==> flow/design.v <==
module and4(in1, in2, out);
	input [3:0] in1, in2;
	output[3:0] out;
	and a1(out[0], in1[0], in2[0]);
	and a2(out[1], in1[1], in2[1]);
	and a3(out[2], in1[2], in2[2]);
	and a4(out[3], in1[3], in2[3]);
endmodule
module and16(in1, in2, out);
	input [15:0] in1, in2;
	output[15:0] out;
	and4 a11(.in1(in1[3:0]), .in2(in2[3:0]), .out(out[3:0]));
	and4 a12(.in1(in1[7:4]), .in2(in2[7:4]), .out(out[7:4]));
	and4 a13(.in1(in1[11:8]), .in2(in2[11:8]), .out(out[11:8]));
	and4 a14(.in1(in1[15:12]), .in2(in2[15:12]), .out(out[15:12]));
endmodule
module or4(in1, in2, out);
	input [3:0] in1, in2;
	output[3:0] out;
	or a1(out[0], in1[0], in2[0]);
	or a2(out[1], in1[1], in2[1]);
	or a3(out[2], in1[2], in2[2]);
	or a4(out[3], in1[3], in2[3]);
endmodule
module or16(in1, in2, out);
	input [15:0] in1, in2;
	output[15:0] out;
	or4 a11(.in1(in1[3:0]), .in2(in2[3:0]), .out(out[3:0]));
	or4 a12(.in1(in1[7:4]), .in2(in2[7:4]), .out(out[7:4]));
	or4 a13(.in1(in1[11:8]), .in2(in2[11:8]), .out(out[11:8]));
	or4 a14(.in1(in1[15:12]), .in2(in2[15:12]), .out(out[15:12]));
endmodule
module complent(in, go, CK, reset, out, busy, fin);
	input  [15:0] in;
	input  go;
	input  CK, reset;
	output reg [15:0] out;
	output reg busy;
	output reg fin;
	reg [15:0] m;
	reg [15:0] o, mm, c;
	always@(posedge CK) begin
		if(reset) begin
			busy <= 1'b0;
			fin  <= 1'b0;
		end
		else begin
			fin <= 1'b0;
			if(busy == 1'b0) begin
				if(go) begin
					o  = 16'hffff ^ in;
					mm = 16'h0001;
					c  = o & mm;
					o  = o ^ mm;
					mm = c << 1;
					out  <= o;
					m    <= mm;
					busy <= 1'b1;
				end
			end
			else if(m == 16'h0000) begin
				busy <= 1'b0;
				fin  <= 1'b1;
			end
			else begin
				out <= out ^ m;
				m   <= (out & m) << 1;
			end
		end
	end
endmodule
module adder(in1, in2, go, CK, reset, out, busy, fin);
	input [15:0] in1, in2;
	input go;
	input CK, reset;
	output reg [15:0] out;
	output reg busy;
	output reg fin;
	reg [15:0] cc;
	reg [15:0] o, c, m;
	always@(posedge CK) begin
		if(reset) begin
			busy <= 1'b0;
			fin  <= 1'b0;
		end
		else begin
			fin <= 1'b0;
			if(busy == 1'b0) begin
				if(go) begin
					o = in1 ^ in2;
					c = in1 & in2;
					c = c << 1;
					if(c == 16'h0000) begin
						busy <= 1'b0;
						fin  <= 1'b1;
					end
					else begin
						m = o & c;
						o = o ^ c;
						c = m << 1;
						busy <= 1'b1;
					end
					out <= o;
					cc  <= c;
				end
			end
			else if(cc == 16'h0000) begin
				busy <= 1'b0;
				fin  <= 1'b1;
			end
			else begin
				out <= out ^ cc;
				cc  <= (out & cc) << 1;
			end
		end
	end
endmodule
module muler(in1, in2, go, CK, reset, out, busy, fin);
	input		[15:0] in1, in2;
	input		go;
	input  		CK, reset;
	output reg	[15:0] out;
	output reg  busy;
	output reg  fin;
	reg[15:0] m1, m2;
	reg[15:0] a1, a2, o;
	always @(posedge CK) begin
		if(reset) begin
			busy <= 1'b0;
			fin  <= 1'b0;
		end
		else begin
			fin <= 1'b0;
			if(busy == 1'b0 && go == 1'b0) begin
			end
			else begin
				if(busy == 1'b0) begin
					a1 = in1;
					a2 = in2;
					o  = 16'h0000;
				end
				else begin
					a1 = m1;
					a2 = m2;
					o  = out;
				end
				if(a2[0] == 1'b1)
					o = o + a1;
				a1 = a1 << 1;
				a2 = a2 >> 1;
				m1  <= a1;
				m2  <= a2;
				out <= o;
				if(a2 == 16'h0000) begin
					busy <= 1'b0;
					fin  <= 1'b1;
				end
				else
					busy <= 1'b1;
			end
		end
	end
endmodule
module diver(in1, in2, go, CK, reset, reminder, quotient, busy, fin);
	input [15:0] in1, in2;
	input go;
	input CK, reset;
	output reg [15:0] reminder, quotient;
	output reg busy;
	output reg fin;
	reg [31:0] m1, m2;
	reg [15:0] divisor;
	reg [4:0]  cnt;
	reg [31:0] t1, t2;
	reg [15:0] d;
	reg [4:0]  n;
	always @(posedge CK) begin
		if(reset) begin
			busy <= 1'b0;
			fin  <= 1'b0;
		end
		else begin
			fin <= 1'b0;
			if(busy == 1'b0 && go == 1'b0) begin
			end
			else begin
				if(busy == 1'b0) begin
					t1 = {16'h0000, in1};
					t2 = {in2, 16'h0000};
					d  = in2;
					n  = 5'b00000;
				end
				else begin
					t1 = m1;
					t2 = m2;
					d  = divisor;
					n  = cnt;
				end
				if(n < 5'b10001) begin
					if(t1[31:16] >= d)
						t1 = t1 - t2 + 1'b1;
					t1 = t1 << 1;
					n  = n + 1'b1;
					busy <= 1'b1;
				end
				else begin
					busy <= 1'b0;
					fin  <= 1'b1;
				end
				if(n == 5'b10000) begin
					if(t1[31:16] >= d)
						t1 = t1 - t2 + 1'b1;
					reminder <= t1[31:16];
					quotient <= t1[15:0];
				end
				m1      <= t1;
				m2      <= t2;
				divisor <= d;
				cnt     <= n;
			end
		end
	end
endmodule
module mux3to8(in, in1, in2, in3, in4, in5, in6, in7, select, out);
	input [15:0] in, in1, in2, in3, in4, in5, in6, in7;
	input [2:0]  select;
	output reg [15:0] out;
	always @(*) begin
		case(select)
			3'b000:out = in;
			3'b001:out = in1;
			3'b010:out = in2;
			3'b011:out = in3;
			3'b100:out = in4;
			3'b101:out = in5;
			3'b110:out = in6;
			3'b111:out = in7;
		endcase
	end
endmodule
module alu16(CK, reset, start, instruction, inputR1, inputR2, outputR, busy, done);
	input [15:0] inputR1, inputR2;
	input [2:0] instruction;
	input CK, reset, start;
	output[15:0] outputR;
	output busy;
	output done;
	reg  [2:0]  op;
	reg  [15:0] out5, out6;
	reg         finL;
	wire [3:0]  busyL;
	wire [3:0]  finU;
	wire        go;
	wire  [15:0] out, out1, out2, out3, out4, and_o, or_o;
	assign go = start & ~busy;
	adder add(
		.in1(inputR1),
		.in2(inputR2),
		.go(go & (instruction == 3'b000)),
		.CK(CK),
		.reset(reset),
		.out(out),
		.busy(busyL[0]),
		.fin(finU[0])
	);
	complent com(
		.in(inputR1),
		.go(go & (instruction == 3'b001)),
		.CK(CK),
		.reset(reset),
		.out(out1),
		.busy(busyL[1]),
		.fin(finU[1])
	);
	muler mul(
		.in1(inputR1),
		.in2(inputR2),
		.go(go & (instruction == 3'b010)),
		.CK(CK),
		.reset(reset),
		.out(out2),
		.busy(busyL[2]),
		.fin(finU[2])
	);
	diver div(
		.in1(inputR1),
		.in2(inputR2),
		.go(go & ((instruction == 3'b011) | (instruction == 3'b100))),
		.CK(CK),
		.reset(reset),
		.reminder(out3),
		.quotient(out4),
		.busy(busyL[3]),
		.fin(finU[3])
	);
	and16 and1(inputR1, inputR2, and_o);
	or16 or1(inputR1, inputR2, or_o);
	mux3to8 outp(
		.in(out),
		.in1(out1),
		.in2(out2),
		.in3(out3),
		.in4(out4),
		.in5(out5),
		.in6(out6),
		.in7(16'h0000),
		.select(op),
		.out(outputR)
	);
	always @(posedge CK) begin
		if(reset) begin
			finL <= 1'b0;
		end
		else begin
			finL <= go & ((instruction == 3'b101) | (instruction == 3'b110) | (instruction == 3'b111));
			if(go) begin
				op   <= instruction;
				out5 <= and_o;
				out6 <= or_o;
			end
		end
	end
	assign busy = busyL[0] | busyL[1] | busyL[2] | busyL[3];
	assign done = finL | finU[0] | finU[1] | finU[2] | finU[3];
endmodule
## Reports on alu16

The steps from the RTL of alu16 to its reports follow in flow order.
Line numbers count from 1 in the design file above.
Library cell names are shortened.
The mark n/a stands for no value.

| set-up | value |
|---|---|
| design top | alu16 |
| clock port | CK |
| standard-cell library | sky130hd |
| corner | tt_025C_1v80 |

## After elaboration

Counts by Yosys on the flattened word-level netlist (proc, flatten, opt, wreduce; memories kept). Register bits leave out memories and registers merged into their read ports (data or address). Print and check cells are left out. Cells with the same type and inputs are merged into one.

| cells by class | value |
|---|---|
| add/sub/neg operators | 6 |
| order comparisons | 3 |
| equality and inequality tests | 17 |
| muxes and demuxes | 62 |
| bitwise logic cells | 67 |
| reduce/logical cells | 19 |

Operator list:

| operator | number |
|---|---|
| 16-bit 2-to-1 mux | 27 |
| 32-bit 2-to-1 mux | 11 |
| 16-bit case mux with 8-bit select | 1 |
| 16-bit XOR | 4 |
| 16-bit zero test | 4 |
| 15-bit bitwise AND | 4 |
| 16-bit >= comparator | 2 |
| 32-bit by 1-bit adder with 32-bit output (second input constant) | 1 |
| 32-bit subtractor | 1 |
| 31-bit by 1-bit adder with 31-bit output (second input constant) | 1 |
| 31-bit subtractor | 1 |
| 31-bit 2-to-1 mux | 1 |
| 5-bit 2-to-1 mux | 6 |
| 1-bit OR | 26 |
| 3-bit equality test (second input constant) | 8 |
| 1-bit bitwise AND | 22 |
| 16-bit adder | 1 |
| 16-bit NOT | 1 |
| 1-bit 2-to-1 mux | 16 |
| 3-bit by 2-bit equality test with 1-bit output (second input constant) | 4 |
| 1-bit NOT | 10 |
| 3-bit AND reduction | 3 |
| 2-bit AND reduction | 3 |
| 2-bit OR reduction | 3 |
| 3-bit by 1-bit equality test with 1-bit output (second input constant) | 2 |
| 3-bit zero test | 2 |
| 5-bit by 1-bit adder with 5-bit output (second input constant) | 1 |
| 5-bit < comparator (second input constant) | 1 |

Not listed: further kinds 4, cells in them 7.

| word-level totals | value |
|---|---|
| flip-flop bits (word level) | 271 |
| input bits | 38 |
| output and inout bits | 18 |
| word-level cells | 199 |

## Longest topological paths

Longest topological path by Yosys (ltp), each cell counted once; first at word level (registers and memories cut), then after technology mapping (sequential cells cut; the memories' decode and read muxes count).

| logic depth | value |
|---|---|
| depth in word-level cells | 20 |
| ABC_AREA | 0 |
| depth in mapped cells | 34 |

## Synthesis result

The flow's flattened synthesis, as Yosys stat reports it; memories are mapped. The netlist is that of the ABC_AREA named above (0 if unset); the other value can give another one.
The area totals of this step are shown rounded.

| mapped netlist | value |
|---|---|
| standard cells after synthesis | 1895 |
| chip area (Yosys) | 0.019 mm^2 |
| mapped flip-flops | 269 |
| buffer cells | 74 |

Cells by type:

| cell | number | area in all (um^2) |
|---|---|---|
| edfxtp_1 | 260 | 7.81E+03 |
| ha_1 | 239 | 2.99E+03 |
| mux2i_1 | 76 | 760.73 |
| o21ai_0 | 151 | 755.725 |
| nand2_1 | 197 | 739.459 |
| a21oi_1 | 144 | 720.691 |
| inv_1 | 164 | 615.59 |
| nor2_1 | 123 | 461.693 |
| xnor2_1 | 41 | 359.094 |
| a21o_1 | 43 | 322.81 |
| mux4_2 | 14 | 315.302 |
| and2_1 | 50 | 312.8 |
| xor2_1 | 32 | 280.269 |
| mux2_2 | 21 | 236.477 |
| clkbuf_1 | 55 | 206.448 |
| dfxtp_1 | 9 | 180.173 |
| nor4_1 | 19 | 118.864 |
| o211ai_1 | 15 | 112.608 |

Not listed: further types 60, cells in them 242.
The figures by module come from a second, unflattened synthesis with its own total; it is not the netlist above.

| unflattened totals | value |
|---|---|
| cells (unflattened synthesis) | 1951 |
| area total of the unflattened synthesis | 0.0199 mm^2 |

Each row is one instance without its submodules.

By module:

| module | instances | cells | area (mm^2) | seq. area (mm^2) |
|---|---|---|---|---|
| diver | 1 | 1105 | 0.0105 | 0.00355 |
| muler | 1 | 254 | 0.00299 | 0.00142 |
| adder | 1 | 219 | 0.0024 | 0.000971 |
| complent | 1 | 108 | 0.0015 | 0.000971 |
| alu16 | 1 | 56 | 0.00122 | 0.00107 |
| mux3to8 | 1 | 177 | 0.00111 | 0 |
| and4 | 4 | 4 | 0.000025 | 0 |
| or4 | 4 | 4 | 0.000025 | 0 |
| and16 | 1 | 0 | 0 | 0 |
| or16 | 1 | 0 | 0 | 0 |

## Worst setup path after synthesis

Path of least setup slack by OpenSTA after synthesis, without wires, with an ideal clock, recovery checks aside; 20% of the period is set as input and as output delay. Where synthesis merged equal registers, the netlist keeps one of their names.

| path after synthesis | value |
|---|---|
| path type | register -> register |
| start | reg div.busy |
| end | reg div.reminder[15] |
| clock period | 7.5 ns |
| library setup time | 0.260 ns |
| launch time at the first pin | 0.000 ns |
| data arrival time | 6.456 ns |
| slack | 0.785 ns |
| delay of the path | 6.716 ns |
| stages | 32 |
| buffers on the path | 7 |
| synthesis period reached | 6.715 ns |

"delay of the path" = arrival - input delay + setup time.
"stages" counts driving pins, that of a launching flip-flop among them; a cell with two outputs on the path counts twice.
"synthesis period reached" is the clock period less the worst setup slack; recovery checks do not enter. This is arithmetic on one report: input and output delays are still those of the set period (20% each).
The rows between start and end are the longest chain of elaborated cells between them; the timing report does not say that the signal goes this way. Where chains are equally long, one stands for them.
A line is the first line of the expression or statement that the cell stems from. Yosys adds cells for indexed reads and writes and turns some case tables into memories.
A register here has more assigning lines than the two given.
The path ends at the data pin of a flip-flop with enable; ways to the enable are not counted.

| between the ends, after synthesis | value |
|---|---|
| path through | dfxtp_1 -> buf_2 -> buf_1 -> buf_1 -> clkbuf_1 -> clkbuf_1 -> a21oi_1 -> ha_1 -> and4_4 -> a221oi_2 -> o21ai_0 -> o311a_1 -> o31a_1 -> buf_2 -> clkbuf_1 -> nand2_1 -> o21ai_0 -> o21ai_0 -> inv_1 -> ha_1 -> inv_1 -> fa_1 -> nor2b_1 -> o21a_1 -> o211ai_1 -> a21oi_1 -> a21oi_1 -> a31o_2 -> o31a_1 -> xor2_1 -> nand2_1 -> xnor2_1 |
| cells in the longest elaborated chain | 17 |
| elaborated cells on any way between the ends | 31 |

Ends and longest elaborated chain, after synthesis:

| item | RTL line | source |
|---|---|---|
| from (decl) | 169 | `output reg busy;` |
| from (assign) | 179 | `busy <= 1'b0;` |
| from (assign) | 204 | `busy <= 1'b1;` |
| 1-bit OR | 323 | `assign busy = busyL[0] \| busyL[1] \| busyL[2] \| busyL[3];` |
| 1-bit NOT | 255 | `assign go = start & ~busy;` |
| 1-bit bitwise AND | 255 |  |
| 1-bit bitwise AND | 288 | `.go(go & ((instruction == 3'b011) \| (instruction == 3'b100))),` |
| 1-bit NOT | 184 | `if(busy == 1'b0 && go == 1'b0) begin` |
| 1-bit logical AND | 184 |  |
| 32-bit 2-to-1 mux | 184 |  |
| [... 3 more ...] | n/a |  |
| 31-bit 2-to-1 mux | 200 | `if(t1[31:16] >= d)` |
| 32-bit 2-to-1 mux | 199 | `if(n < 5'b10001) begin` |
| 32-bit 2-to-1 mux | 184 |  |
| 32-bit 2-to-1 mux | 178 | `if(reset) begin` |
| 32-bit subtractor | 212 | `t1 = t1 - t2 + 1'b1;` |
| 32-bit by 1-bit adder with 32-bit output | 212 |  |
| 32-bit 2-to-1 mux | 211 | `if(t1[31:16] >= d)` |
| to (assign) | 213 | `reminder <= t1[31:16];` |
| to (decl) | 168 | `output reg [15:0] reminder, quotient;` |

## Path in the finished layout

From the final timing report of run A: the path of least setup slack in the routed layout; clock arrival at registers is part of the times.

| path after layout | value |
|---|---|
| path type | input -> register |
| start | in inputR2[6] |
| end | reg div.reminder[14] |
| clock period | 7.3 ns |
| external input delay | 1.46 ns |
| library setup time | 0.25 ns |
| launch time at the first pin | 1.46 ns |
| data arrival time | 7.36 ns |
| slack | 0.26 ns |
| stages | 29 |
| buffers on the path | 4 |

The rows between start and end are the longest chain of elaborated cells between them; the timing report does not say that the signal goes this way. Where chains are equally long, one stands for them.

| between the ends, after layout | value |
|---|---|
| path through | clkdlybuf4s50_1 -> inv_1 -> nor2_2 -> a21oi_1 -> ha_1 -> and4_4 -> a221oi_2 -> o21ai_0 -> o311a_1 -> buf_4 -> o31ai_2 -> buf_4 -> buf_4 -> nand2_1 -> o211ai_1 -> o21ai_0 -> inv_1 -> ha_1 -> ha_1 -> a21o_1 -> a21o_1 -> a21oi_1 -> o221ai_1 -> a21oi_1 -> o31ai_2 -> and2_1 -> a21oi_1 -> xnor2_1 -> mux2_2 |
| cells in the longest elaborated chain | 12 |
| elaborated cells on any way between the ends | 17 |

Ends and longest elaborated chain, after layout:

| item | RTL line | source |
|---|---|---|
| from (decl) | 242 | `input [15:0] inputR1, inputR2;` |
| 32-bit 2-to-1 mux | 187 | `if(busy == 1'b0) begin` |
| 32-bit 2-to-1 mux | 184 | `if(busy == 1'b0 && go == 1'b0) begin` |
| 32-bit 2-to-1 mux | 178 | `if(reset) begin` |
| 31-bit subtractor | 201 | `t1 = t1 - t2 + 1'b1;` |
| 31-bit by 1-bit adder with 31-bit output | 201 |  |
| 31-bit 2-to-1 mux | 200 | `if(t1[31:16] >= d)` |
| 32-bit 2-to-1 mux | 199 | `if(n < 5'b10001) begin` |
| 32-bit 2-to-1 mux | 184 |  |
| 32-bit 2-to-1 mux | 178 |  |
| 32-bit subtractor | 212 | `t1 = t1 - t2 + 1'b1;` |
| 32-bit by 1-bit adder with 32-bit output | 212 |  |
| 32-bit 2-to-1 mux | 211 | `if(t1[31:16] >= d)` |
| to (assign) | 213 | `reminder <= t1[31:16];` |
| to (decl) | 168 | `output reg [15:0] reminder, quotient;` |

Subject: alu16 on sky130hd, stored results

Hello all,

Flow measurements of alu16 on sky130hd: 6 stored runs with different settings, listed in no order. Input and output delays are each 20% of the period that was set; the output load is 0.01 pF.
"reached clock period" = clock period - worst setup slack. The figure is calculated, with input and output delays left at 20% of the set period.
"time of the worst setup path" is the time allowed to the run's worst setup path (the clock period less input and output delay, where it has them) less its slack. Clock arrival times count: a late capture clock shortens it, a late launch clock lengthens it.
"power consumption": no workload was simulated; the value follows from the tool's default switching activity.
Values from the reports are rounded here.
Settings: - = not set for that run.
Results: - = not shown.

| stored run | CORE_UTILIZATION | period_ns | CAP_MARGIN | CORE_MARGIN | SLEW_MARGIN | CELL_PAD_IN_SITES_DETAIL_PLACEMENT | CELL_PAD_IN_SITES_GLOBAL_PLACEMENT | CTS_CLUSTER_DIAMETER | CTS_CLUSTER_SIZE | HOLD_SLACK_MARGIN | MAX_ROUTING_LAYER | MIN_ROUTING_LAYER | SETUP_SLACK_MARGIN | TNS_END_PERCENT | ABC_AREA | GPL_ROUTABILITY_DRIVEN | PLACE_DENSITY_LB_ADDON | CORE_ASPECT_RATIO | GPL_TIMING_DRIVEN | time of the worst setup path (ns) | worst setup path type | smallest hold slack (ns) | final utilization | area of the synthesized netlist (mm^2) | worst setup slack after layout (ns) | setup total negative slack (ns) | power consumption (mW) | reached clock period (ns) | overall die area (mm^2) | area of the standard cells in the finished layout (mm^2) |
|---|---|---|---|---|---|---|---|---|---|---|---|---|---|---|---|---|---|---|---|---|---|---|---|---|---|---|---|---|---|---|
| run A | 40 | 7.3 | 20 | 2 | 20 | - | - | - | - | - | - | - | - | - | - | - | - | - | - | 5.58 | input -> register | 0.571 | 0.498 | 0.019 | 0.259 | 0.000 | 4.77 | 7.041 | 0.0493 | 0.0233 |
| run B | 50 | 5.05 | 30 | 2 | 30 | 2 | 3 | 255 | 85 | 0.29 | met4 | met2 | -0.29 | 60 | - | - | - | - | - | - | - | - | - | - | - | - | - | - | - | - |
| run C | 52 | 12.1 | 20 | 2 | 20 | - | - | - | - | - | met4 | met2 | 0.65 | - | 1 | 0 | - | - | - | 5.90 | input -> register | 0.571 | 0.581 | 0.0203 | 3.78 | 0.000 | 3.18 | 8.324 | 0.0406 | 0.0224 |
| run D | 15 | 4.47 | 30 | 9 | 20 | - | - | - | - | - | met4 | - | -0.09 | - | 1 | - | 0.11 | - | - | 4.13 | input -> register | 0.568 | 0.241 | 0.0203 | -0.551 | -26.1 | 11.8 | 5.021 | 0.149 | 0.0322 |
| run E | 58 | 5.53 | 20 | 5 | 35 | 2 | 1 | - | 46 | 0.16 | met4 | met1 | 1.36 | 40 | 1 | 0 | 0.11 | 1.55 | 0 | - | - | - | - | - | - | - | - | - | - | - |
| run F | 40 | 7.37 | 20 | 2 | 20 | - | - | - | - | - | - | - | 0.29 | - | - | - | - | - | - | 5.36 | input -> register | 0.571 | 0.5 | 0.019 | 0.532 | 0.000 | 4.69 | 6.838 | 0.0493 | 0.0234 |

Run B: incomplete, placement halted on GPL-0301
Run E: incomplete, placement halted on DPL-0033

Thanks
